==> flow/design.v <==
`timescale 1ns / 1ps
module FD (output reg Q, input C, input D);
  always @(posedge C) Q <= D;
endmodule
module FDR (output reg Q, input C, input D, input R);
  always @(posedge C) Q <= R ? 1'b0 : D;
endmodule
module FDRE (output reg Q, input C, input CE, input D, input R);
  always @(posedge C)
    if (R) Q <= 1'b0;
    else if (CE) Q <= D;
endmodule
module FDS (output reg Q, input C, input D, input S);
  always @(posedge C) Q <= S ? 1'b1 : D;
endmodule
module LUT6 #(parameter [63:0] INIT = 64'h0)
  (output O, input I0, input I1, input I2, input I3, input I4, input I5);
  assign O = INIT[{I5, I4, I3, I2, I1, I0}];
endmodule
module LUT6_2 #(parameter [63:0] INIT = 64'h0)
  (output O6, output O5, input I0, input I1, input I2, input I3, input I4, input I5);
  assign O6 = INIT[{I5, I4, I3, I2, I1, I0}];
  assign O5 = INIT[{1'b0, I4, I3, I2, I1, I0}];
endmodule
module MUXCY (output O, input CI, input DI, input S);
  assign O = S ? CI : DI;
endmodule
module XORCY (output O, input CI, input LI);
  assign O = CI ^ LI;
endmodule
module RAM32M #(parameter [63:0] INIT_A = 64'h0, parameter [63:0] INIT_B = 64'h0,
                parameter [63:0] INIT_C = 64'h0, parameter [63:0] INIT_D = 64'h0)
  (output [1:0] DOA, output [1:0] DOB, output [1:0] DOC, output [1:0] DOD,
   input [4:0] ADDRA, input [4:0] ADDRB, input [4:0] ADDRC, input [4:0] ADDRD,
   input [1:0] DIA, input [1:0] DIB, input [1:0] DIC, input [1:0] DID,
   input WCLK, input WE);
  reg [1:0] ma [0:31];
  reg [1:0] mb [0:31];
  reg [1:0] mc [0:31];
  reg [1:0] md [0:31];
  always @(posedge WCLK)
    if (WE) begin
      ma[ADDRD] <= DIA;
      mb[ADDRD] <= DIB;
      mc[ADDRD] <= DIC;
      md[ADDRD] <= DID;
    end
  assign DOA = ma[ADDRA];
  assign DOB = mb[ADDRB];
  assign DOC = mc[ADDRC];
  assign DOD = md[ADDRD];
endmodule
module RAM64M #(parameter [63:0] INIT_A = 64'h0, parameter [63:0] INIT_B = 64'h0,
                parameter [63:0] INIT_C = 64'h0, parameter [63:0] INIT_D = 64'h0)
  (output DOA, output DOB, output DOC, output DOD,
   input [5:0] ADDRA, input [5:0] ADDRB, input [5:0] ADDRC, input [5:0] ADDRD,
   input DIA, input DIB, input DIC, input DID,
   input WCLK, input WE);
  reg ma [0:63];
  reg mb [0:63];
  reg mc [0:63];
  reg md [0:63];
  always @(posedge WCLK)
    if (WE) begin
      ma[ADDRD] <= DIA;
      mb[ADDRD] <= DIB;
      mc[ADDRD] <= DIC;
      md[ADDRD] <= DID;
    end
  assign DOA = ma[ADDRA];
  assign DOB = mb[ADDRB];
  assign DOC = mc[ADDRC];
  assign DOD = md[ADDRD];
endmodule
module RAM128X1S #(parameter [127:0] INIT = 128'h0)
  (output O, input A0, input A1, input A2, input A3, input A4, input A5, input A6,
   input D, input WCLK, input WE);
  reg m [0:127];
  wire [6:0] a = {A6, A5, A4, A3, A2, A1, A0};
  always @(posedge WCLK) if (WE) m[a] <= D;
  assign O = m[a];
endmodule
module RAM256X1S #(parameter [255:0] INIT = 256'h0)
  (output O, input [7:0] A, input D, input WCLK, input WE);
  reg m [0:255];
  always @(posedge WCLK) if (WE) m[A] <= D;
  assign O = m[A];
endmodule
`timescale 1ps/1ps
module kcpsm6 (address, instruction, bram_enable, in_port, out_port, port_id, write_strobe, k_write_strobe, read_strobe, interrupt, interrupt_ack, sleep, reset, clk) ;
parameter [7:0] 	hwbuild = 8'h00 ;
parameter [11:0] 	interrupt_vector = 12'h3FF ;
parameter integer scratch_pad_memory_size = 64 ;   
output [11:0]	address ;
input	 [17:0]    	instruction ;
output		bram_enable ;
input	 [7:0]	in_port ;
output [7:0]	out_port ;
output [7:0]	port_id ;
output		write_strobe ;
output		k_write_strobe ;
output		read_strobe ;
input			interrupt ;
output		interrupt_ack ;
input			sleep ;
input			reset ;
input			clk ;
wire	[2:1]		t_state_value ;
wire	[2:1]		t_state ;
wire 			run_value ;
wire              run ;
wire  		internal_reset_value ;
wire 			internal_reset ;
wire 			sync_sleep ;
wire 			int_enable_type ;
wire 			interrupt_enable_value ;
wire			interrupt_enable ;
wire			sync_interrupt ;
wire 			active_interrupt_value ;
wire 			active_interrupt ;
wire	[2:0]		arith_logical_sel ;
wire			arith_carry_in ;
wire			arith_carry_value ;
wire			arith_carry ;
wire 	[7:0]		half_arith_logical ;
wire 	[7:0]		logical_carry_mask ;
wire 	[7:0]		carry_arith_logical ;
wire 	[7:0]		arith_logical_value ;
wire 	[7:0]		arith_logical_result ;
wire 	[7:0]		shift_rotate_value ;
wire 	[7:0]		shift_rotate_result ;
wire			shift_in_bit ;
wire 	[7:0]		alu_result ;
wire 	[1:0]		alu_mux_sel_value ;
wire 	[1:0]		alu_mux_sel ;
wire			strobe_type ;
wire 			write_strobe_value ;
wire 			k_write_strobe_value ;
wire			read_strobe_value ;
wire			flag_enable_type ;
wire			flag_enable_value ;
wire			flag_enable ; 
wire			lower_parity ;
wire			lower_parity_sel ;
wire			carry_lower_parity ;
wire 			upper_parity ;
wire			parity ;
wire			shift_carry_value ;
wire			shift_carry ;
wire			carry_flag_value ;
wire			carry_flag ;
wire 			use_zero_flag_value ;
wire			use_zero_flag ;
wire 			drive_carry_in_zero ;
wire          	carry_in_zero ;
wire             	lower_zero ;
wire         	lower_zero_sel ;
wire       		carry_lower_zero ;
wire           	middle_zero ;
wire        	middle_zero_sel ;
wire      		carry_middle_zero ;
wire         	upper_zero_sel ;
wire        	zero_flag_value ;
wire              zero_flag ;
wire       		spm_enable_value ;
wire             	spm_enable ;
wire 	[7:0]		spm_ram_data ;
wire 	[7:0]		spm_data  ;
wire           	regbank_type ;
wire             	bank_value ;
wire              bank ;
wire          	loadstar_type ;
wire         	sx_addr4_value ;
wire   		register_enable_type ;
wire  		register_enable_value ;
wire        	register_enable ;
wire 	[4:0]		sx_addr ;
wire 	[4:0]		sy_addr ;
wire 	[7:0]		sx ;
wire 	[7:0]		sy ;
wire 	[7:0]		sy_or_kk ;
wire       		pc_move_is_valid ;
wire              move_type ;
wire           	returni_type ;
wire 	[2:0]		pc_mode ;
wire 	[11:0]	register_vector ;
wire 	[11:0]	half_pc ;
wire 	[10:0]	carry_pc ;
wire 	[11:0]	pc_value ;
wire 	[11:0]	pc ;
wire 	[11:0]	pc_vector ;
wire             	push_stack ;
wire              pop_stack ;
wire 	[11:0]	stack_memory ;
wire 	[11:0]	return_vector ;
wire       		stack_carry_flag ;
wire      		shadow_carry_flag ;
wire        	stack_zero_flag ;
wire      		shadow_zero_value ;
wire       		shadow_zero_flag ;
wire             	stack_bank ;
wire            	shadow_bank ;
wire              stack_bit ;
wire            	special_bit ;
wire 	[4:0]		half_pointer_value ;
wire 	[4:0]		feed_pointer_value ;
wire 	[4:0]		stack_pointer_carry ;
wire 	[4:0]		stack_pointer_value ;
wire 	[4:0]		stack_pointer ;
LUT6_2 #(
	.INIT	(64'hFFFFF55500000EEE))
reset_lut( 
	.I0 	(run),
	.I1 	(internal_reset),
	.I2 	(stack_pointer_carry[4]),
	.I3 	(t_state[2]),
	.I4 	(reset),
	.I5 	(1'b1),
	.O5 	(run_value),
	.O6 	(internal_reset_value));
FD run_flop (  
	.D 	(run_value),
	.Q 	(run),
	.C 	(clk));
FD internal_reset_flop(
	.D	(internal_reset_value),
	.Q	(internal_reset),
	.C	(clk));
FD sync_sleep_flop(
	.D 	(sleep),
	.Q 	(sync_sleep),
	.C 	(clk));
LUT6_2 #(
	.INIT    (64'h0083000B00C4004C))
t_state_lut( 
	.I0     (t_state[1]),
	.I1     (t_state[2]),
	.I2     (sync_sleep),
	.I3     (internal_reset),
	.I4     (special_bit),
	.I5     (1'b1),
	.O5     (t_state_value[1]),
	.O6     (t_state_value[2]));
FD t_state1_flop (  
	.D      (t_state_value[1]),
	.Q      (t_state[1]),
	.C      (clk));
FD t_state2_flop (  
	.D      (t_state_value[2]),
	.Q      (t_state[2]),
	.C      (clk));
LUT6_2 #(
	.INIT	(64'h0010000000000800))
int_enable_type_lut( 
	.I0     (instruction[13]),
	.I1     (instruction[14]),
	.I2     (instruction[15]),
	.I3     (instruction[16]),
	.I4     (instruction[17]),
	.I5     (1'b1),
	.O5     (loadstar_type),
	.O6     (int_enable_type)) ;
LUT6 #(
	.INIT    (64'h000000000000CAAA))
interrupt_enable_lut( 
	.I0     (interrupt_enable),
	.I1     (instruction[0]),
	.I2     (int_enable_type),
	.I3     (t_state[1]),
	.I4     (active_interrupt),
	.I5     (internal_reset),
	.O      (interrupt_enable_value));                     
FD interrupt_enable_flop (  
	.D      (interrupt_enable_value),
	.Q      (interrupt_enable),
	.C      (clk));
FD sync_interrupt_flop (  
	.D      (interrupt),
	.Q      (sync_interrupt),
	.C      (clk));
LUT6_2 # (
	.INIT    (64'hCC33FF0080808080))
active_interrupt_lut( 
	.I0     (interrupt_enable),
	.I1     (t_state[2]),
	.I2     (sync_interrupt),
	.I3     (bank),
	.I4     (loadstar_type),
	.I5     (1'b1),
	.O5     (active_interrupt_value), 
	.O6     (sx_addr4_value));
FD active_interrupt_flop (  
	.D      (active_interrupt_value),
	.Q      (active_interrupt),
	.C      (clk));
FD interrupt_ack_flop (  
	.D      (active_interrupt),
	.Q      (interrupt_ack),
	.C      (clk));
LUT6 #(
	.INIT    (64'h5A3CFFFF00000000))
pc_move_is_valid_lut( 
	.I0     (carry_flag),
	.I1     (zero_flag),
	.I2     (instruction[14]),
	.I3     (instruction[15]),
	.I4     (instruction[16]),
	.I5     (instruction[17]),
	.O      (pc_move_is_valid)) ;
LUT6_2 # (
	.INIT    (64'h7777027700000200))
move_type_lut( 
	.I0     (instruction[12]),
	.I1     (instruction[13]),
	.I2     (instruction[14]),
	.I3     (instruction[15]),
	.I4     (instruction[16]),
	.I5     (1'b1),
	.O5     (returni_type),
	.O6     (move_type)) ;
LUT6_2 # (
	.INIT    (64'h0000F000000023FF))
pc_mode1_lut( 
	.I0     (instruction[12]),
	.I1     (returni_type),
	.I2     (move_type),
	.I3     (pc_move_is_valid),
	.I4     (active_interrupt),
	.I5     (1'b1),
	.O5     (pc_mode[0]),
	.O6     (pc_mode[1])) ;
LUT6 # (
	.INIT    (64'hFFFFFFFF00040000))
pc_mode2_lut( 
	.I0     (instruction[12]),
	.I1     (instruction[14]),
	.I2     (instruction[15]),
	.I3     (instruction[16]),
	.I4     (instruction[17]),
	.I5     (active_interrupt),
	.O      (pc_mode[2])) ;
LUT6_2 # (
	.INIT    (64'hFFFF100000002000))
push_pop_lut( 
	.I0     (instruction[12]),
	.I1     (instruction[13]),
	.I2     (move_type),
	.I3     (pc_move_is_valid),
	.I4     (active_interrupt),
	.I5     (1'b1),
	.O5     (pop_stack),
	.O6     (push_stack)) ;
LUT6_2 #(
	.INIT    (64'h03CA000004200000))
alu_decode0_lut( 
	.I0     (instruction[13]),
	.I1     (instruction[14]),
	.I2     (instruction[15]),
	.I3     (instruction[16]),
	.I4     (1'b1),
	.I5     (1'b1),
	.O5     (alu_mux_sel_value[0]),
	.O6     (arith_logical_sel[0])) ;
FD alu_mux_sel0_flop(  
	.D      (alu_mux_sel_value[0]),
	.Q      (alu_mux_sel[0]),
	.C      (clk)) ;
LUT6_2 #(
	.INIT    (64'h7708000000000F00))
alu_decode1_lut( 
	.I0     (carry_flag),
	.I1     (instruction[13]),
	.I2     (instruction[14]),
	.I3     (instruction[15]),
	.I4     (instruction[16]),
	.I5     (1'b1),
	.O5     (alu_mux_sel_value[1]),
	.O6     (arith_carry_in)) ;                     
FD alu_mux_sel1_flop (  
	.D      (alu_mux_sel_value[1]),
	.Q      (alu_mux_sel[1]),
	.C      (clk)) ;
LUT6_2 # (
	.INIT    (64'hD000000002000000))
alu_decode2_lut( 
	.I0     (instruction[14]),
	.I1     (instruction[15]),
	.I2     (instruction[16]),
	.I3     (1'b1),
	.I4     (1'b1),
	.I5     (1'b1),
	.O5     (arith_logical_sel[1]),
	.O6     (arith_logical_sel[2])) ;
LUT6_2 # (
	.INIT    (64'h00013F3F0010F7CE))
register_enable_type_lut( 
	.I0     (instruction[13]),
	.I1     (instruction[14]),
	.I2     (instruction[15]),
	.I3     (instruction[16]),
	.I4     (instruction[17]),
	.I5     (1'b1),
	.O5     (flag_enable_type),
	.O6     (register_enable_type)) ;
LUT6_2 # (
	.INIT    (64'hC0CC0000A0AA0000))
register_enable_lut( 
	.I0     (flag_enable_type),
	.I1     (register_enable_type),
	.I2     (instruction[12]),
	.I3     (instruction[17]),
	.I4     (t_state[1]),
	.I5     (1'b1),
	.O5     (flag_enable_value),
	.O6     (register_enable_value)) ;
FDR flag_enable_flop (  
	.D      (flag_enable_value),
	.Q      (flag_enable),
	.R      (active_interrupt),
	.C      (clk)) ;
FDR register_enable_flop (  
	.D      (register_enable_value),
	.Q      (register_enable),
	.R      (active_interrupt),
	.C      (clk)) ;
LUT6_2 # (
	.INIT    (64'h8000000020000000))
spm_enable_lut( 
	.I0     (instruction[13]),
	.I1     (instruction[14]),
	.I2     (instruction[17]),
	.I3     (strobe_type),
	.I4     (t_state[1]),
	.I5     (1'b1),
	.O5     (k_write_strobe_value),
	.O6     (spm_enable_value)) ;
FDR k_write_strobe_flop (  
	.D      (k_write_strobe_value),
	.Q      (k_write_strobe),
	.R      (active_interrupt),
	.C      (clk)) ;
FDR spm_enable_flop (  
	.D      (spm_enable_value),
	.Q      (spm_enable),
	.R      (active_interrupt),
	.C      (clk)) ;
LUT6_2 # (
	.INIT    (64'h4000000001000000))
read_strobe_lut( 
	.I0     (instruction[13]),
	.I1     (instruction[14]),
	.I2     (instruction[17]),
	.I3     (strobe_type),
	.I4     (t_state[1]),
	.I5     (1'b1),
	.O5     (read_strobe_value),
	.O6     (write_strobe_value)) ;
FDR write_strobe_flop (  
	.D      (write_strobe_value),
	.Q      (write_strobe),
	.R      (active_interrupt),
	.C      (clk)) ;
FDR read_strobe_flop (  
	.D      (read_strobe_value),
	.Q      (read_strobe),
	.R      (active_interrupt),
	.C      (clk)) ;
LUT6 # (
	.INIT    (64'h0080020000000000))
regbank_type_lut( 
	.I0     (instruction[12]),
	.I1     (instruction[13]),
	.I2     (instruction[14]),
	.I3     (instruction[15]),
	.I4     (instruction[16]),
	.I5     (instruction[17]),
	.O      (regbank_type)) ;
LUT6 # (
	.INIT    (64'hACACFF00FF00FF00))
bank_lut( 
	.I0     (instruction[0]),
	.I1     (shadow_bank),
	.I2     (instruction[16]),
	.I3     (bank),
	.I4     (regbank_type),
	.I5     (t_state[1]),
	.O      (bank_value)) ;                     
FDR bank_flop (  
	.D      (bank_value),
	.Q      (bank),
	.R      (internal_reset),
	.C      (clk)) ;
FD sx_addr4_flop (  
	.D      (sx_addr4_value),
	.Q      (sx_addr[4]),
	.C      (clk)) ;
assign sx_addr[3:0] = instruction[11:8] ;
assign sy_addr = {bank, instruction[7:4]} ;
XORCY arith_carry_xorcy ( 
	.LI 	(1'b0),
	.CI 	(carry_arith_logical[7]),
	.O      (arith_carry_value)) ;
FD arith_carry_flop (  
	.D      (arith_carry_value),
	.Q      (arith_carry),
	.C      (clk)) ;
LUT6_2 # (
	.INIT    (64'h0000000087780000))
lower_parity_lut( 
	.I0     (instruction[13]),
	.I1     (carry_flag),
	.I2     (arith_logical_result[0]),
	.I3     (arith_logical_result[1]),
	.I4     (1'b1),
	.I5     (1'b1),
	.O5     (lower_parity),
	.O6     (lower_parity_sel)) ;  
MUXCY parity_muxcy ( 
	.DI	(lower_parity),
	.CI	(1'b0),                     
	.S	(lower_parity_sel),
	.O      (carry_lower_parity)) ;
LUT6 #(
	.INIT    (64'h6996966996696996))
upper_parity_lut( 
	.I0     (arith_logical_result[2]),
	.I1     (arith_logical_result[3]),
	.I2     (arith_logical_result[4]),
	.I3     (arith_logical_result[5]),
	.I4     (arith_logical_result[6]),
	.I5     (arith_logical_result[7]),
	.O      (upper_parity)) ;                     
XORCY parity_xorcy( 
	.LI	(upper_parity),
        .CI	(carry_lower_parity),
	.O      (parity)) ;
LUT6 #(
	.INIT    (64'hFFFFAACCF0F0F0F0))
shift_carry_lut( 
	.I0     (sx[0]),
	.I1     (sx[7]),
	.I2     (shadow_carry_flag),
	.I3     (instruction[3]),
	.I4     (instruction[7]),
	.I5     (instruction[16]),
	.O      (shift_carry_value)) ;                     
FD shift_carry_flop(  
	.D      (shift_carry_value),
	.Q      (shift_carry),
	.C      (clk)) ;
LUT6_2 #(
	.INIT    (64'h3333AACCF0AA0000))
carry_flag_lut( 
	.I0     (shift_carry),
	.I1     (arith_carry),
	.I2     (parity),
	.I3     (instruction[14]),
	.I4     (instruction[15]),
	.I5     (instruction[16]),
	.O5     (drive_carry_in_zero),
	.O6     (carry_flag_value)) ;  
FDRE carry_flag_flop(  
	.D      (carry_flag_value),
	.Q      (carry_flag),
       	.CE     (flag_enable),
	.R      (internal_reset),
	.C      (clk)) ;
MUXCY init_zero_muxcy( 
	.DI	(drive_carry_in_zero),
	.CI	(1'b0),
	.S	(carry_flag_value),
	.O      (carry_in_zero)) ;
LUT6_2 # (
	.INIT    (64'hA280000000F000F0))
use_zero_flag_lut( 
	.I0     (instruction[13]),
	.I1     (instruction[14]),
	.I2     (instruction[15]),
	.I3     (instruction[16]),
	.I4     (1'b1),
	.I5     (1'b1),
	.O5     (strobe_type),
	.O6     (use_zero_flag_value)) ;                     
FD use_zero_flag_flop(  
	.D      (use_zero_flag_value),
	.Q      (use_zero_flag),
	.C      (clk)) ;
LUT6_2 #(
	.INIT    (64'h0000000000000001))
lower_zero_lut( 
	.I0     (alu_result[0]),
	.I1     (alu_result[1]),
	.I2     (alu_result[2]),
	.I3     (alu_result[3]),
	.I4     (alu_result[4]),
	.I5     (1'b1),
	.O5     (lower_zero),
	.O6     (lower_zero_sel)) ;                     
MUXCY lower_zero_muxcy( 
	.DI	(lower_zero),
	.CI	(carry_in_zero),
	.S	(lower_zero_sel),
	.O      (carry_lower_zero)) ;
LUT6_2 # (
	.INIT    (64'h0000000D00000000))
middle_zero_lut( 
	.I0     (use_zero_flag),
	.I1     (zero_flag),
	.I2     (alu_result[5]),
	.I3     (alu_result[6]),
	.I4     (alu_result[7]),
	.I5     (1'b1),
	.O5     (middle_zero),
	.O6     (middle_zero_sel)) ;                     
MUXCY middle_zero_muxcy( 
	.DI	(middle_zero),
	.CI	(carry_lower_zero),                     
	.S 	(middle_zero_sel),
  	.O      (carry_middle_zero)) ;
LUT6 #(
	.INIT    (64'hFBFF000000000000))
upper_zero_lut( 
	.I0     (instruction[14]),
	.I1     (instruction[15]),
	.I2     (instruction[16]),
	.I3     (1'b1),
	.I4     (1'b1),
	.I5     (1'b1),
	.O      (upper_zero_sel)) ;                     
MUXCY upper_zero_muxcy( 
	.DI	(shadow_zero_flag),
	.CI	(carry_middle_zero),                    
	.S	(upper_zero_sel),
	.O      (zero_flag_value)) ;
FDRE zero_flag_flop(  
	.D      (zero_flag_value),
	.Q      (zero_flag),
	.CE     (flag_enable),
	.R      (internal_reset),
	.C      (clk)) ;
assign register_vector = {sx[3:0], sy} ;
genvar i ;
generate
for (i = 0 ; i <= 11 ; i = i+1)
begin : address_loop
parameter [7:0] id4 = 8'h30 + i/4 ;
parameter [7:0] id8 = 8'h30 + i/8 ;
parameter [7:0] ip4d8 = 8'h30 + (i+4)/8 ;	  
FD return_vector_flop(  
	.D      (stack_memory[i]),
	.Q      (return_vector[i]),
	.C      (clk));
if (i % 2 == 0) begin: output_data
LUT6_2 #(
	.INIT   (64'hFF00F0F0CCCCAAAA))
pc_vector_mux_lut( 
	.I0     (instruction[i]),
	.I1     (return_vector[i]),
	.I2     (instruction[i+1]),
	.I3     (return_vector[i+1]),
	.I4     (instruction[12]),
	.I5     (1'b1),
	.O5     (pc_vector[i]),
	.O6     (pc_vector[i+1]));
end  
FDRE pc_flop(  
	.D      (pc_value[i]),
	.Q      (pc[i]),
	.R      (internal_reset),
	.CE     (t_state[1]),
	.C      (clk));
if (i == 0) begin: lsb_pc
if (interrupt_vector[i] == 1'b0) begin: low_int_vector
LUT6 #(
	.INIT    (64'h00AA000033CC0F00))
pc_lut( 
	.I0     (register_vector[i]),
	.I1     (pc_vector[i]),
	.I2     (pc[i]),
	.I3     (pc_mode[0]),
	.I4     (pc_mode[1]),
	.I5     (pc_mode[2]), 
	.O      (half_pc[i]));
end  
if (interrupt_vector[i] == 1'b1) begin: high_int_vector
LUT6 #(
	.INIT    (64'h00AA00FF33CC0F00))
pc_lut( 
	.I0     (register_vector[i]),
	.I1     (pc_vector[i]),
	.I2     (pc[i]),
	.I3     (pc_mode[0]),
	.I4     (pc_mode[1]),
	.I5     (pc_mode[2]), 
	.O      (half_pc[i]));
end  
XORCY pc_xorcy( 
	.LI	(half_pc[i]),
	.CI	(1'b0),
	.O      (pc_value[i]));
MUXCY pc_muxcy( 
	.DI 	(pc_mode[0]),
	.CI 	(1'b0),
	.S	(half_pc[i]),
        .O      (carry_pc[i]));
end  
if (i > 0) begin : upper_pc
if (interrupt_vector[i] == 1'b0) begin: low_int_vector
LUT6 #(
	.INIT    (64'h00AA0000CCCCF000))
pc_lut( 
	.I0     (register_vector[i]),
	.I1     (pc_vector[i]),
	.I2     (pc[i]),
	.I3     (pc_mode[0]),
	.I4     (pc_mode[1]),
	.I5     (pc_mode[2]), 
	.O      (half_pc[i]));
end  
if (interrupt_vector[i] == 1'b1) begin: high_int_vector
LUT6 #(
	.INIT    (64'h00AA00FFCCCCF000))
pc_lut( 
	.I0     (register_vector[i]),
	.I1     (pc_vector[i]),
	.I2     (pc[i]),
	.I3     (pc_mode[0]),
	.I4     (pc_mode[1]),
	.I5     (pc_mode[2]), 
	.O      (half_pc[i]));
end  
XORCY pc_xorcy( 
	.LI	(half_pc[i]),
	.CI	(carry_pc[i-1]),
	.O      (pc_value[i]));
if (i < 11) begin: mid_pc
MUXCY pc_muxcy( 
	.DI 	(1'b0),
	.CI 	(carry_pc[i-1]),
	.S 	(half_pc[i]),
	.O     	(carry_pc[i]));
end  
end  
end  
endgenerate
FD shadow_carry_flag_flop(  
	.D      (stack_carry_flag),
	.Q      (shadow_carry_flag),
	.C      (clk)) ;
FD stack_zero_flop(  
	.D      (stack_zero_flag),
	.Q      (shadow_zero_value),
	.C      (clk)) ;
FD shadow_zero_flag_flop(  
	.D      (shadow_zero_value),
	.Q      (shadow_zero_flag),
	.C      (clk)) ;
FD shadow_bank_flop(  
	.D      (stack_bank),
	.Q      (shadow_bank),
	.C      (clk)) ;
FD stack_bit_flop(  
	.D      (stack_bit),
	.Q      (special_bit),
	.C      (clk)) ;
RAM32M #(
	.INIT_A	(64'h0000000000000000), 
	.INIT_B	(64'h0000000000000000), 
	.INIT_C (64'h0000000000000000), 
	.INIT_D (64'h0000000000000000)) 
stack_ram_low ( 
	.DOA	({stack_zero_flag, stack_carry_flag}), 
	.DOB	({stack_bit, stack_bank}),
	.DOC    (stack_memory[1:0]), 
	.DOD    (stack_memory[3:2]),
	.ADDRA	(stack_pointer[4:0]), 
	.ADDRB	(stack_pointer[4:0]), 
	.ADDRC  (stack_pointer[4:0]), 
	.ADDRD  (stack_pointer[4:0]),
	.DIA	({zero_flag, carry_flag}), 
	.DIB	({run, bank}),
	.DIC    (pc[1:0]),
	.DID    (pc[3:2]),
	.WE 	(t_state[1]), 
	.WCLK	(clk));
RAM32M #(
	.INIT_A	(64'h0000000000000000), 
	.INIT_B	(64'h0000000000000000), 
	.INIT_C	(64'h0000000000000000), 
	.INIT_D	(64'h0000000000000000)) 
stack_ram_high(    
	.DOA	(stack_memory[5:4]), 
	.DOB	(stack_memory[7:6]),
	.DOC   	(stack_memory[9:8]),
	.DOD   	(stack_memory[11:10]),
	.ADDRA 	(stack_pointer[4:0]), 
	.ADDRB 	(stack_pointer[4:0]), 
	.ADDRC  (stack_pointer[4:0]), 
	.ADDRD  (stack_pointer[4:0]),
	.DIA    (pc[5:4]),
	.DIB    (pc[7:6]),
	.DIC    (pc[9:8]),
	.DID    (pc[11:10]),
	.WE 	(t_state[1]),  
	.WCLK 	(clk));
generate
for (i = 0 ; i <= 4 ; i = i+1)
begin : stack_loop
parameter [7:0]	id4 = 8'h30 + i/4 ;
if (i == 0) begin: lsb_stack
FDR pointer_flop(  
	.D      (stack_pointer_value[i]),
	.Q      (stack_pointer[i]),
	.R      (internal_reset),
	.C      (clk)) ;
LUT6_2 #(
	.INIT    (64'h001529AAAAAAAAAA))
stack_pointer_lut( 
	.I0     (stack_pointer[i]),
	.I1     (pop_stack),
	.I2     (push_stack),
	.I3     (t_state[1]),
	.I4     (t_state[2]),
	.I5     (1'b1), 
	.O5     (feed_pointer_value[i]),
	.O6     (half_pointer_value[i]));
XORCY stack_xorcy( 
	.LI 	(half_pointer_value[i]),
	.CI 	(1'b0),
	.O      (stack_pointer_value[i]));
MUXCY stack_muxcy( 
	.DI	(feed_pointer_value[i]),
	.CI	(1'b0),
	.S 	(half_pointer_value[i]),
	.O      (stack_pointer_carry[i]));
end  
if (i > 0) begin: upper_stack
FDR pointer_flop(  
	.D      (stack_pointer_value[i]),
	.Q      (stack_pointer[i]),
	.R      (internal_reset),
	.C      (clk)) ;
LUT6_2 #(
	.INIT    (64'h002A252AAAAAAAAA))
stack_pointer_lut( 
	.I0     (stack_pointer[i]),
	.I1     (pop_stack),
	.I2     (push_stack),
	.I3     (t_state[1]),
	.I4     (t_state[2]),
	.I5     (1'b1), 
	.O5     (feed_pointer_value[i]),
	.O6     (half_pointer_value[i]));
XORCY stack_xorcy( 
	.LI 	(half_pointer_value[i]),
	.CI 	(stack_pointer_carry[i-1]),
	.O      (stack_pointer_value[i]));
MUXCY stack_muxcy( 
	.DI 	(feed_pointer_value[i]),
	.CI 	(stack_pointer_carry[i-1]),
	.S 	(half_pointer_value[i]),
	.O      (stack_pointer_carry[i]));
end  
end  
endgenerate
generate
for (i = 0 ; i <= 7 ; i = i+1)
begin : data_path_loop
parameter [7:0]	id1 = 8'h30 + i ;
parameter [7:0]	id2 = 8'h30 + i/2 ;
parameter [7:0]	id4 = 8'h30 + i/4 ;
if (i % 2 == 0) begin: output_data
LUT6_2 #(
	.INIT    (64'hFF00F0F0CCCCAAAA))
sy_kk_mux_lut( 
	.I0     (sy[i]),
	.I1     (instruction[i]),
	.I2     (sy[i+1]),
	.I3     (instruction[i+1]),
	.I4     (instruction[12]),
	.I5     (1'b1),
	.O5     (sy_or_kk[i]),
	.O6     (sy_or_kk[i+1]));
end  
if (i % 2 == 0) begin: second_operand
LUT6_2 #(
	.INIT    (64'hFF00F0F0CCCCAAAA))
out_port_lut( 
	.I0     (sx[i]),
	.I1     (instruction[i+4]),
	.I2     (sx[i+1]),
	.I3     (instruction[i+5]),
	.I4     (instruction[13]),
	.I5     (1'b1),
	.O5     (out_port[i]),
	.O6     (out_port[i+1]));
end  
LUT6_2 #(
	.INIT    (64'h69696E8ACCCC0000))
arith_logical_lut( 
	.I0     (sy_or_kk[i]),
	.I1     (sx[i]),
	.I2     (arith_logical_sel[0]),
	.I3     (arith_logical_sel[1]),
	.I4     (arith_logical_sel[2]),
	.I5     (1'b1),
	.O5     (logical_carry_mask[i]),
	.O6     (half_arith_logical[i]));
FD arith_logical_flop( 
	.D      (arith_logical_value[i]),
	.Q      (arith_logical_result[i]),
	.C      (clk)) ;
if (i == 0) begin: lsb_arith_logical
MUXCY arith_logical_muxcy( 
	.DI 	(logical_carry_mask[i]),
	.CI 	(arith_carry_in),
	.S 	(half_arith_logical[i]),
	.O      (carry_arith_logical[i]));
XORCY arith_logical_xorcy( 
	.LI 	(half_arith_logical[i]),
	.CI 	(arith_carry_in),
	.O      (arith_logical_value[i]));
end  
if (i > 0) begin: upper_arith_logical
MUXCY arith_logical_muxcy( 
	.DI 	(logical_carry_mask[i]),
	.CI 	(carry_arith_logical[i-1]),
	.S 	(half_arith_logical[i]),
	.O      (carry_arith_logical[i]));
XORCY arith_logical_xorcy( 
	.LI 	(half_arith_logical[i]),
	.CI 	(carry_arith_logical[i-1]),
	.O      (arith_logical_value[i]));
end  
if (hwbuild[i] == 1'b0) begin: low_hwbuild 
FDR shift_rotate_flop( 
	.D      (shift_rotate_value[i]),
	.Q      (shift_rotate_result[i]),
	.R      (instruction[7]),
	.C      (clk)) ;
end  
if (hwbuild[i] == 1'b1) begin: high_hwbuild 
FDS shift_rotate_flop( 
	.D      (shift_rotate_value[i]),
	.Q      (shift_rotate_result[i]),
	.S 	(instruction[7]),
	.C      (clk)) ;
end  
if (i == 0) begin: lsb_shift_rotate
LUT6 #(
	.INIT    (64'hBFBC8F8CB3B08380))
shift_bit_lut( 
	.I0     (instruction[0]),
	.I1     (instruction[1]),
	.I2     (instruction[2]),
	.I3     (carry_flag),
	.I4     (sx[0]),
	.I5     (sx[7]),
	.O      (shift_in_bit));
LUT6_2 #(
	.INIT    (64'hFF00F0F0CCCCAAAA))
shift_rotate_lut( 
	.I0     (shift_in_bit),
	.I1     (sx[i+1]),
	.I2     (sx[i]),
	.I3     (sx[i+2]),
	.I4     (instruction[3]),
	.I5     (1'b1),
	.O5     (shift_rotate_value[i]),
	.O6     (shift_rotate_value[i+1]));
end  
if (i == 2 || i == 4) begin: mid_shift_rotate
LUT6_2 #(
	.INIT    (64'hFF00F0F0CCCCAAAA))
shift_rotate_lut( 
	.I0     (sx[i-1]),
	.I1     (sx[i+1]),
	.I2     (sx[i]),
	.I3     (sx[i+2]),
	.I4     (instruction[3]),
	.I5     (1'b1),
	.O5     (shift_rotate_value[i]),
	.O6     (shift_rotate_value[i+1]));
end  
if (i == 6) begin: msb_shift_rotate
LUT6_2 #(
	.INIT    (64'hFF00F0F0CCCCAAAA))
shift_rotate_lut( 
	.I0     (sx[i-1]),
	.I1     (sx[i+1]),
	.I2     (sx[i]),
	.I3     (shift_in_bit),
	.I4     (instruction[3]),
	.I5     (1'b1),
	.O5     (shift_rotate_value[i]),
	.O6     (shift_rotate_value[i+1]));
end  
LUT6 #(
	.INIT    (64'hFF00F0F0CCCCAAAA))
alu_mux_lut( 
	.I0     (arith_logical_result[i]),
	.I1     (shift_rotate_result[i]),
	.I2     (in_port[i]),
	.I3     (spm_data[i]),
	.I4     (alu_mux_sel[0]),
	.I5     (alu_mux_sel[1]),
	.O      (alu_result[i]));
if (scratch_pad_memory_size == 64) begin : small_spm
FD spm_flop( 
	.D      (spm_ram_data[i]),
	.Q      (spm_data[i]),
	.C      (clk)) ;
if (i == 0 || i == 4) begin: small_spm_ram
RAM64M #( 
	.INIT_A	(64'h0000000000000000),
	.INIT_B	(64'h0000000000000000),
	.INIT_C	(64'h0000000000000000),
	.INIT_D	(64'h0000000000000000)) 
spm_ram(   
	.DOA 	(spm_ram_data[i]),
	.DOB 	(spm_ram_data[i+1]),
	.DOC    (spm_ram_data[i+2]),
	.DOD    (spm_ram_data[i+3]),
	.ADDRA 	(sy_or_kk[5:0]),
	.ADDRB 	(sy_or_kk[5:0]),
	.ADDRC  (sy_or_kk[5:0]),
	.ADDRD  (sy_or_kk[5:0]),
	.DIA 	(sx[i]),
	.DIB 	(sx[i+1]),
	.DIC    (sx[i+2]),
	.DID    (sx[i+3]),
	.WE 	(spm_enable),
	.WCLK 	(clk));
end  
end  
if (scratch_pad_memory_size == 128) begin : medium_spm
RAM128X1S  #(
	.INIT	(128'h00000000000000000000000000000000))
spm_ram(       
	.D      (sx[i]),
	.WE 	(spm_enable),
	.WCLK 	(clk),
	.A0 	(sy_or_kk[0]),
	.A1 	(sy_or_kk[1]),
	.A2 	(sy_or_kk[2]),
	.A3 	(sy_or_kk[3]),
	.A4 	(sy_or_kk[4]),
	.A5 	(sy_or_kk[5]),
	.A6 	(sy_or_kk[6]),
	.O      (spm_ram_data[i]));
FD spm_flop( 
	.D      (spm_ram_data[i]),
	.Q      (spm_data[i]),
	.C      (clk)) ;
end  
if (scratch_pad_memory_size == 256) begin : large_spm
RAM256X1S #(
	.INIT	(256'h0000000000000000000000000000000000000000000000000000000000000000))
spm_ram (       
	.D      (sx[i]),
	.WE 	(spm_enable),
	.WCLK 	(clk),
	.A 	(sy_or_kk),
	.O      (spm_ram_data[i]));
FD spm_flop( 
	.D      (spm_ram_data[i]),
	.Q      (spm_data[i]),
	.C      (clk)) ;
end  
end  
endgenerate
RAM32M #(
	.INIT_A	(64'h0000000000000000), 
	.INIT_B	(64'h0000000000000000), 
	.INIT_C (64'h0000000000000000), 
	.INIT_D (64'h0000000000000000)) 
lower_reg_banks(    
	.DOA 	(sy[1:0]), 
	.DOB 	(sx[1:0]),
	.DOC    (sy[3:2]),
	.DOD    (sx[3:2]),
	.ADDRA 	(sy_addr), 
	.ADDRB 	(sx_addr), 
	.ADDRC  (sy_addr), 
	.ADDRD  (sx_addr), 
	.DIA 	(alu_result[1:0]),
	.DIB 	(alu_result[1:0]),
	.DIC    (alu_result[3:2]),
	.DID    (alu_result[3:2]),
	.WE 	(register_enable), 
	.WCLK	(clk));
RAM32M #(
	.INIT_A	(64'h0000000000000000), 
	.INIT_B	(64'h0000000000000000), 
	.INIT_C (64'h0000000000000000),  
	.INIT_D (64'h0000000000000000)) 
upper_reg_banks(    
	.DOA 	(sy[5:4]), 
	.DOB 	(sx[5:4]),
	.DOC    (sy[7:6]),
	.DOD    (sx[7:6]),
	.ADDRA 	(sy_addr),
	.ADDRB 	(sx_addr),
	.ADDRC  (sy_addr), 
	.ADDRD  (sx_addr), 
	.DIA 	(alu_result[5:4]),
	.DIB 	(alu_result[5:4]),
	.DIC    (alu_result[7:6]),
	.DID    (alu_result[7:6]),
	.WE 	(register_enable), 
	.WCLK	(clk));
assign address = pc;
assign bram_enable = t_state[2];
assign port_id = sy_or_kk;
endmodule
# From RTL to reports: kcpsm6
# Tool output for the design above before and after an edit, in the order of the flow.
# "before" refers to lines of the RTL above, "after" to lines of the edited file.
# "diff" is "after" less "before", of the values as shown.
# Operators: Yosys type, input widths -> output width; for muxes data width and select width s.
# Cell names lack the library's common part.
# The mark -- stands for no value.
[design] top="kcpsm6" clock_port="clk" library="sky130hd" corner="tt_025C_1v80"

# The edit
# The edit as a unified diff against the file above.
# The edited RTL no longer does the same as the RTL above: the edit was made by script, with no optimisation intended.
# begin of diff
@@ -403,4 +403,6 @@
 	.O5     (flag_enable_type),
 	.O6     (register_enable_type)) ;
+wire register_enable_value_a, register_enable_value_b;
+wire flag_enable_value_a, flag_enable_value_b;
 LUT6_2 # (
 	.INIT    (64'hC0CC0000A0AA0000))
@@ -412,6 +414,11 @@
 	.I4     (t_state[1]),
 	.I5     (1'b1),
-	.O5     (flag_enable_value),
-	.O6     (register_enable_value)) ;
+	.O5     (flag_enable_value_a),
+	.O6     (register_enable_value_a)) ;
+LUT6_2 # ( .INIT    (64'hC0CC0000A0AA0000)) register_enable_lut_b (.I0(flag_enable_type),
+    .I1(register_enable_type), .I2(instruction[12]), .I3(instruction[17]), .I4(~(t_state[1])),
+    .I5(1'b1), .O5(flag_enable_value_b), .O6(register_enable_value_b));
+assign register_enable_value = register_enable_value_a ^ register_enable_value_b;
+assign flag_enable_value = flag_enable_value_a ^ flag_enable_value_b;
 FDR flag_enable_flop (  
 	.D      (flag_enable_value),
# end of diff

# Elaborated design
# Yosys after proc, flatten, opt, wreduce and memory -nomap, before mapping. Enables and synchronous resets that opt folds into registers are not counted as muxes. Memory bits, and registers merged into a memory's read port (data or address), are not among the register bits. Print and check cells are not counted. Equal cells are merged and count once.
# Memory sizes are those after Yosys's memory passes, which may raise the word count (mostly to a power of two), join words into wider ones and drop unused or constant bits.
[bits] item="regBits" before=58 after=58 diff=0
[bits] item="latchBits" before=0 after=0 diff=0
[bits] item="ramBits" before=1536 after=1536 diff=0
[bits] item="rom_bits" before=0 after=0 diff=0
[bits] item="clocked_rd_ports_x_width" before=24 after=24 diff=0
[bits] item="n_memories" before=24 after=24 diff=0
[bits] item="input_bits" before=30 after=30 diff=0
[bits] item="output_inout_bits" before=33 after=33 diff=0
[bits] item="wordCells" before=290 after=295 diff=5
[op_classes] item="addsub" before=0 after=0 diff=0
[op_classes] item="multipliers" before=0 after=0 diff=0
[op_classes] item="n_div" before=0 after=0 diff=0
[op_classes] item="compare" before=0 after=0 diff=0
[op_classes] item="equal" before=0 after=0 diff=0
[op_classes] item="shifts" before=129 after=131 diff=2
[op_classes] item="muxes" before=55 after=55 diff=0
[op_classes] item="bitwise" before=24 after=27 diff=3
[op_classes] item="reduce_and_logical" before=0 after=0 diff=0
[mem_list] item="memory_list" before="data_path_loop[0].small_spm.small_spm_ram.spm_ram.ma 64x1 r1 w1; data_path_loop[0].small_spm.small_spm_ram.spm_ram.mb 64x1 r1 w1; data_path_loop[0].small_spm.small_spm_ram.spm_ram.mc 64x1 r1 w1; data_path_loop[0].small_spm.small_spm_ram.spm_ram.md 64x1 r1 w1; data_path_loop[4].small_spm.small_spm_ram.spm_ram.ma 64x1 r1 w1; data_path_loop[4].small_spm.small_spm_ram.spm_ram.mb 64x1 r1 w1; (+18)" after="data_path_loop[0].small_spm.small_spm_ram.spm_ram.ma 64x1 r1 w1; data_path_loop[0].small_spm.small_spm_ram.spm_ram.mb 64x1 r1 w1; data_path_loop[0].small_spm.small_spm_ram.spm_ram.mc 64x1 r1 w1; data_path_loop[0].small_spm.small_spm_ram.spm_ram.md 64x1 r1 w1; data_path_loop[4].small_spm.small_spm_ram.spm_ram.ma 64x1 r1 w1; data_path_loop[4].small_spm.small_spm_ram.spm_ram.mb 64x1 r1 w1; (+18)"
# The mark (+n) counts cells that are not listed.
[ops] cell="$xor 1x1->1" before=24 after=26 diff=2
[ops] cell="$shiftx 64x6->1 const A" before=79 after=80 diff=1
[ops] cell="$shiftx 64x5->1 const A" before=50 after=51 diff=1
[ops] cell="$not 1->1" before=0 after=1 diff=1
[ops] cell="$mux 1" before=40 after=40 diff=0
[ops] cell="$mux 2" before=12 after=12 diff=0
[ops] cell="$mux 5" before=2 after=2 diff=0
[ops] cell="$mux 6" before=1 after=1 diff=0

# Depth
# Depth = most cells in a row (Yosys ltp): at word level without a register or memory, in the mapped netlist without a sequential cell, where the memories' decode and read muxes count.
[depth] item="word_depth" before=15 after=15 diff=0
[depth] item="abc_area" before="0" after="0"
[depth] item="depth_mapped" before=23 after=24 diff=1
[depth] item="ltp_nobuf" before=20 after=20 diff=0

# After synthesis
# Yosys stat after the flow's synthesis: flattened, memories mapped to cells. It holds for the ABC_AREA given above (unset counts as 0); a run with the other value may have another netlist.
[by_type] cell="a22oi_1" before=228 after=271 diff=43
[by_type] cell="mux2i_1" before=153 after=118 diff=-35
[by_type] cell="nand4_1" before=56 after=23 diff=-33
[by_type] cell="a31oi_1" before=15 after=45 diff=30
[by_type] cell="a221oi_1" before=12 after=39 diff=27
[by_type] cell="mux4_2" before=249 after=232 diff=-17
[by_type] cell="o21ai_0" before=42 after=26 diff=-16
[by_type] cell="a21oi_1" before=70 after=55 diff=-15
[by_type] cell="a22o_1" before=12 after=27 diff=15
[by_type] cell="a41oi_1" before=13 after=27 diff=14
[by_type] cell="nor2_1" before=233 after=220 diff=-13
[by_type] cell="clkbuf_1" before=106 after=119 diff=13
[by_type] cell="buf_6" before=19 after=6 diff=-13
[by_type] cell="and3_1" before=9 after=20 diff=11
[by_type] cell="buf_1" before=27 after=36 diff=9
[by_type] cell="a211o_1" before=11 after=2 diff=-9
[by_type] cell="a41o_1" before=11 after=3 diff=-8
[by_type] cell="xnor2_1" before=13 after=20 diff=7
# Not every row of either side is listed.
[synth_totals] item="cells" before=3206 after=3197 diff=-9
[synth_totals] item="area_um2" before=55942.4 after=55474.5 diff=-467.9
[synth_totals] item="seqArea_um2" before=40078.4 after=40078.4 diff=0.0
[synth_totals] item="flip_flops" before=1362 after=1362 diff=0
[synth_totals] item="buf_cells" before=238 after=237 diff=-1
# By module: a second synthesis without flattening, with its own total; a netlist apart from the flattened one above.
[unflattened] item="hier_cells" before=3887 after=3894 diff=7
[unflattened] item="hier_area_um2" before=67457.2 after=67508.5 diff=51.3
# Rows give one instance, submodules left out.
[by_module_before] module="RAM32M" n_inst=4 cells=561 area_um2=10211.0 seq_area_um2=7687.4
[by_module_before] module="RAM64M" n_inst=2 cells=525 area_um2=10219.8 seq_area_um2=7687.4
[by_module_before] module="FD" n_inst=48 cells=1 area_um2=20.0 seq_area_um2=20.0
[by_module_before] module="LUT6_2" n_inst=8 cells=13 area_um2=97.6 seq_area_um2=0.0
[by_module_before] module="FDR" n_inst=20 cells=2 area_um2=33.8 seq_area_um2=20.0
[by_module_before] module="LUT6_2" n_inst=18 cells=2 area_um2=33.8 seq_area_um2=0.0
[by_module_before] module="FDRE" n_inst=14 cells=3 area_um2=33.8 seq_area_um2=20.0
[by_module_before] module="MUXCY" n_inst=29 cells=1 area_um2=15.0 seq_area_um2=0.0
[by_module_before] module="LUT6" n_inst=9 cells=5 area_um2=33.8 seq_area_um2=0.0
[by_module_before] module="XORCY" n_inst=27 cells=1 area_um2=8.8 seq_area_um2=0.0
[by_module_before] module="LUT6_2" n_inst=4 cells=8 area_um2=48.8 seq_area_um2=0.0
[by_module_before] module="LUT6" n_inst=8 cells=1 area_um2=22.5 seq_area_um2=0.0
[by_module_before] module="LUT6_2" n_inst=1 cells=17 area_um2=117.6 seq_area_um2=0.0
[by_module_before] module="LUT6_2" n_inst=1 cells=17 area_um2=96.3 seq_area_um2=0.0
# before: Further modules, not shown: 30.
[by_module_after] module="RAM32M" n_inst=4 cells=561 area_um2=10211.0 seq_area_um2=7687.4
[by_module_after] module="RAM64M" n_inst=2 cells=525 area_um2=10219.8 seq_area_um2=7687.4
[by_module_after] module="FD" n_inst=48 cells=1 area_um2=20.0 seq_area_um2=20.0
[by_module_after] module="LUT6_2" n_inst=8 cells=13 area_um2=97.6 seq_area_um2=0.0
[by_module_after] module="FDR" n_inst=20 cells=2 area_um2=33.8 seq_area_um2=20.0
[by_module_after] module="LUT6_2" n_inst=18 cells=2 area_um2=33.8 seq_area_um2=0.0
[by_module_after] module="FDRE" n_inst=14 cells=3 area_um2=33.8 seq_area_um2=20.0
[by_module_after] module="MUXCY" n_inst=29 cells=1 area_um2=15.0 seq_area_um2=0.0
[by_module_after] module="LUT6" n_inst=9 cells=5 area_um2=33.8 seq_area_um2=0.0
[by_module_after] module="XORCY" n_inst=27 cells=1 area_um2=8.8 seq_area_um2=0.0
[by_module_after] module="LUT6_2" n_inst=4 cells=8 area_um2=48.8 seq_area_um2=0.0
[by_module_after] module="LUT6" n_inst=8 cells=1 area_um2=22.5 seq_area_um2=0.0
[by_module_after] module="LUT6_2" n_inst=1 cells=17 area_um2=117.6 seq_area_um2=0.0
[by_module_after] module="LUT6_2" n_inst=1 cells=17 area_um2=96.3 seq_area_um2=0.0
# after: Further modules, not shown: 30.

# Worst setup path after synthesis
# OpenSTA on the mapped netlist: ideal clock, no wires. The path of least setup slack (recovery checks aside). Input and output delay are each 20% of the period. Register names are those of the netlist, which keeps one name where synthesis merged equal registers.
[synth_path] item="path_type" before="input port to output port" after="input port to flip-flop"
[synth_path] item="startpoint" before="in instruction[9]" after="in instruction[9]"
[synth_path] item="endpoint" before="out out_port[0]" after="reg arith_carry_flop.Q"
[synth_path] item="period_ns" before=9.0 after=9.0 diff=0.0
[synth_path] item="in_delay_ns" before=1.800 after=1.800 diff=0.000
[synth_path] item="setup_time_ns" after=0.115
[synth_path] item="t_first_pin_ns" before=1.800 after=1.800 diff=0.000
[synth_path] item="arrival_time_ns" before=7.357 after=7.481 diff=0.124
[synth_path] item="required_time_ns" before=7.200 after=8.885 diff=1.685
[synth_path] item="slack_ns" before=-0.157 after=1.404 diff=1.561
[synth_path] item="path_delay_ns" before=5.557 after=5.796 diff=0.239
[synth_path] item="stages" before=8 after=20 diff=12
[synth_path] item="n_path_buf" before=3 after=3 diff=0
[synth_path] item="synth_period_reached_ns" before=9.157 after=7.596 diff=-1.561
# "path_delay_ns" is the arrival time less input delay plus setup time.
# A path that ends at an output port has no setup time.
# "stages": output pins that drive a net of the path, with the launching flip-flop's if there is one; two outputs of one cell count as two.
# "synth_period_reached_ns" = period - worst setup slack (recovery checks aside). The figure is calculated, with input and output delays left at 20% of the set period.
# Between the ends stands the longest chain of elaborated cells between them, by number of cells; it is not shown to be the way that was timed. Of several equally long chains one is given.
# Each line given opens the expression or statement behind the cell; cells for indexed reads and writes are added by Yosys, which also makes memories of some case tables.
# A memory read counts as a cell of the chain, while the word-level depth stops at memories.
[synth_via_before] path_cell_list="clkbuf_1 -> clkbuf_1 -> mux4_2 -> o22ai_1 -> nor4_1 -> inv_1 -> o21ai_0 -> buf_4" elab_chain_cells=2 cells_between=2 lines_between=2 classes_between="1 x shift; 1 x memory"
[synth_rtl_before] item="start: declaration" line=95 rtl="input [17:0] instruction ;"
[synth_rtl_before] item="$mem_v2 32x2" line=38 rtl="reg [1:0] mb [0:31];"
[synth_rtl_before] item="$shiftx 64x5->1" line=23 rtl="assign O5 = INIT[{1'b0, I4, I3, I2, I1, I0}];"
[synth_rtl_before] item="end: declaration" line=98 rtl="output [7:0] out_port ;"
[synth_via_after] path_cell_list="clkbuf_1 -> clkbuf_1 -> clkbuf_1 -> mux2i_1 -> o22ai_1 -> nor4_1 -> o21ai_1 -> inv_1 -> ha_1 -> nor2b_1 -> nor3_1 -> o31ai_1 -> a21o_1 -> a21o_1 -> a221oi_1 -> o2bb2ai_1 -> a31oi_1 -> nor2_1 -> a31o_2 -> o21a_1" cells_between=28 lines_between=5 classes_between="16 x shift; 8 x mux; 4 x memory"
[synth_rtl_after] item="start: declaration" line=95 rtl="input [17:0] instruction ;"
[synth_rtl_after] item="end: assignment" line=3 rtl="always @(posedge C) Q <= D;"
[synth_rtl_after] item="end: declaration" line=2 rtl="module FD (output reg Q, input C, input D);"
# after: Chain of elaborated cells between the ends: none given.

# Timing after layout
# Path of least setup slack in the final report of each run of pair 1 (OpenROAD, finished layout, wires in). Where an end is a register, its clock arrival counts in the times.
[layout_path] item="path_type" before="input port to output port" after="input port to output port"
[layout_path] item="startpoint" before="in instruction[4]" after="in instruction[11]"
[layout_path] item="endpoint" before="out port_id[1]" after="out out_port[2]"
[layout_path] item="period_ns" before=7.84 after=7.84 diff=0.00
[layout_path] item="in_delay_ns" before=1.57 after=1.57 diff=0.00
[layout_path] item="t_first_pin_ns" before=1.57 after=1.57 diff=0.00
[layout_path] item="arrival_time_ns" before=5.22 after=5.41 diff=0.19
[layout_path] item="required_time_ns" before=6.27 after=6.27 diff=0.00
[layout_path] item="slack_ns" before=1.05 after=0.86 diff=-0.19
[layout_path] item="stages" before=8 after=7 diff=-1
[layout_path] item="n_path_buf" before=3 after=2 diff=-1
# Between the ends stands the longest chain of elaborated cells between them, by number of cells; it is not shown to be the way that was timed. Of several equally long chains one is given.
# A memory read counts as a cell of the chain, while the word-level depth stops at memories.
[layout_via_before] path_cell_list="buf_6 -> buf_4 -> mux2i_1 -> a22oi_1 -> a21oi_1 -> nor4_1 -> mux2_2 -> clkdlybuf4s50_1" elab_chain_cells=2 cells_between=2 lines_between=2 classes_between="1 x shift; 1 x memory"
[layout_rtl_before] item="start: declaration" line=95 rtl="input [17:0] instruction ;"
[layout_rtl_before] item="$mem_v2 32x2" line=37 rtl="reg [1:0] ma [0:31];"
[layout_rtl_before] item="$shiftx 64x6->1" line=22 rtl="assign O6 = INIT[{I5, I4, I3, I2, I1, I0}];"
[layout_rtl_before] item="end: declaration" line=99 rtl="output [7:0] port_id ;"
[layout_via_after] path_cell_list="clkdlybuf4s50_1 -> nor2_1 -> nand2_1 -> o22ai_1 -> or4_1 -> o21ai_0 -> clkdlybuf4s50_1" elab_chain_cells=2 cells_between=2 lines_between=2 classes_between="1 x shift; 1 x memory"
[layout_rtl_after] item="start: declaration" line=95 rtl="input [17:0] instruction ;"
[layout_rtl_after] item="$mem_v2 32x2" line=40 rtl="reg [1:0] md [0:31];"
[layout_rtl_after] item="$shiftx 64x5->1" line=23 rtl="assign O5 = INIT[{1'b0, I4, I3, I2, I1, I0}];"
[layout_rtl_after] item="end: declaration" line=98 rtl="output [7:0] out_port ;"

# Layout results
# Both versions went through the flow (Yosys, OpenROAD) with the same settings in each pair. Constraints: input delay and output delay 20% of the set period each, output load 0.01 pF.
[flow_settings_pair_1] CORE_UTILIZATION=40 PLACE_DENSITY=0.6 period_ns=7.84 CAP_MARGIN=20 CORE_MARGIN=2 SLEW_MARGIN=20
[results_pair_1] item="synth_area_um2" before=55942.4 after=55474.5 diff=-467.9
[results_pair_1] item="design_die_area_um2" before=142865.0 after=141681.0 diff=-1184.0
[results_pair_1] item="util_pct" before=45.7 after=45.8 diff=0.1
[results_pair_1] item="ws_setup_ns" before=1.054 after=0.861 diff=-0.193
[results_pair_1] item="power_w" before=0.016103 after=0.016081 diff=-0.000022
[results_pair_1] item="timing.achieved_period_ns" before=6.786 after=6.979 diff=0.193
[flow_settings_pair_2] ABC_AREA=1 CAP_MARGIN=30 CORE_UTILIZATION=15 GPL_TIMING_DRIVEN=0 PLACE_DENSITY_LB_ADDON=0.12 period_ns=8.43 CORE_MARGIN=2 SLEW_MARGIN=20
[results_pair_2] item="synth_area_um2" before=55229.2 after=55371.9 diff=142.7
[results_pair_2] item="design_die_area_um2" before=373064.0 after=374024.0 diff=960.0
[results_pair_2] item="util_pct" before=19.1 after=19.1 diff=0.0
[results_pair_2] item="ws_setup_ns" before=0.329 after=0.531 diff=0.202
[results_pair_2] item="power_w" before=0.016227 after=0.016432 diff=0.000205
[results_pair_2] item="timing.achieved_period_ns" before=8.101 after=7.899 diff=-0.202
# "timing.achieved_period_ns" is the run's clock period less its worst setup slack. It is reckoned from that one timing run; input and output delays stay at 20% of the period that was set.
# By "power_w" is meant OpenSTA's value without simulated activity: inputs other than the clock are taken to toggle once in ten clock periods, and the tool carries that through the logic.
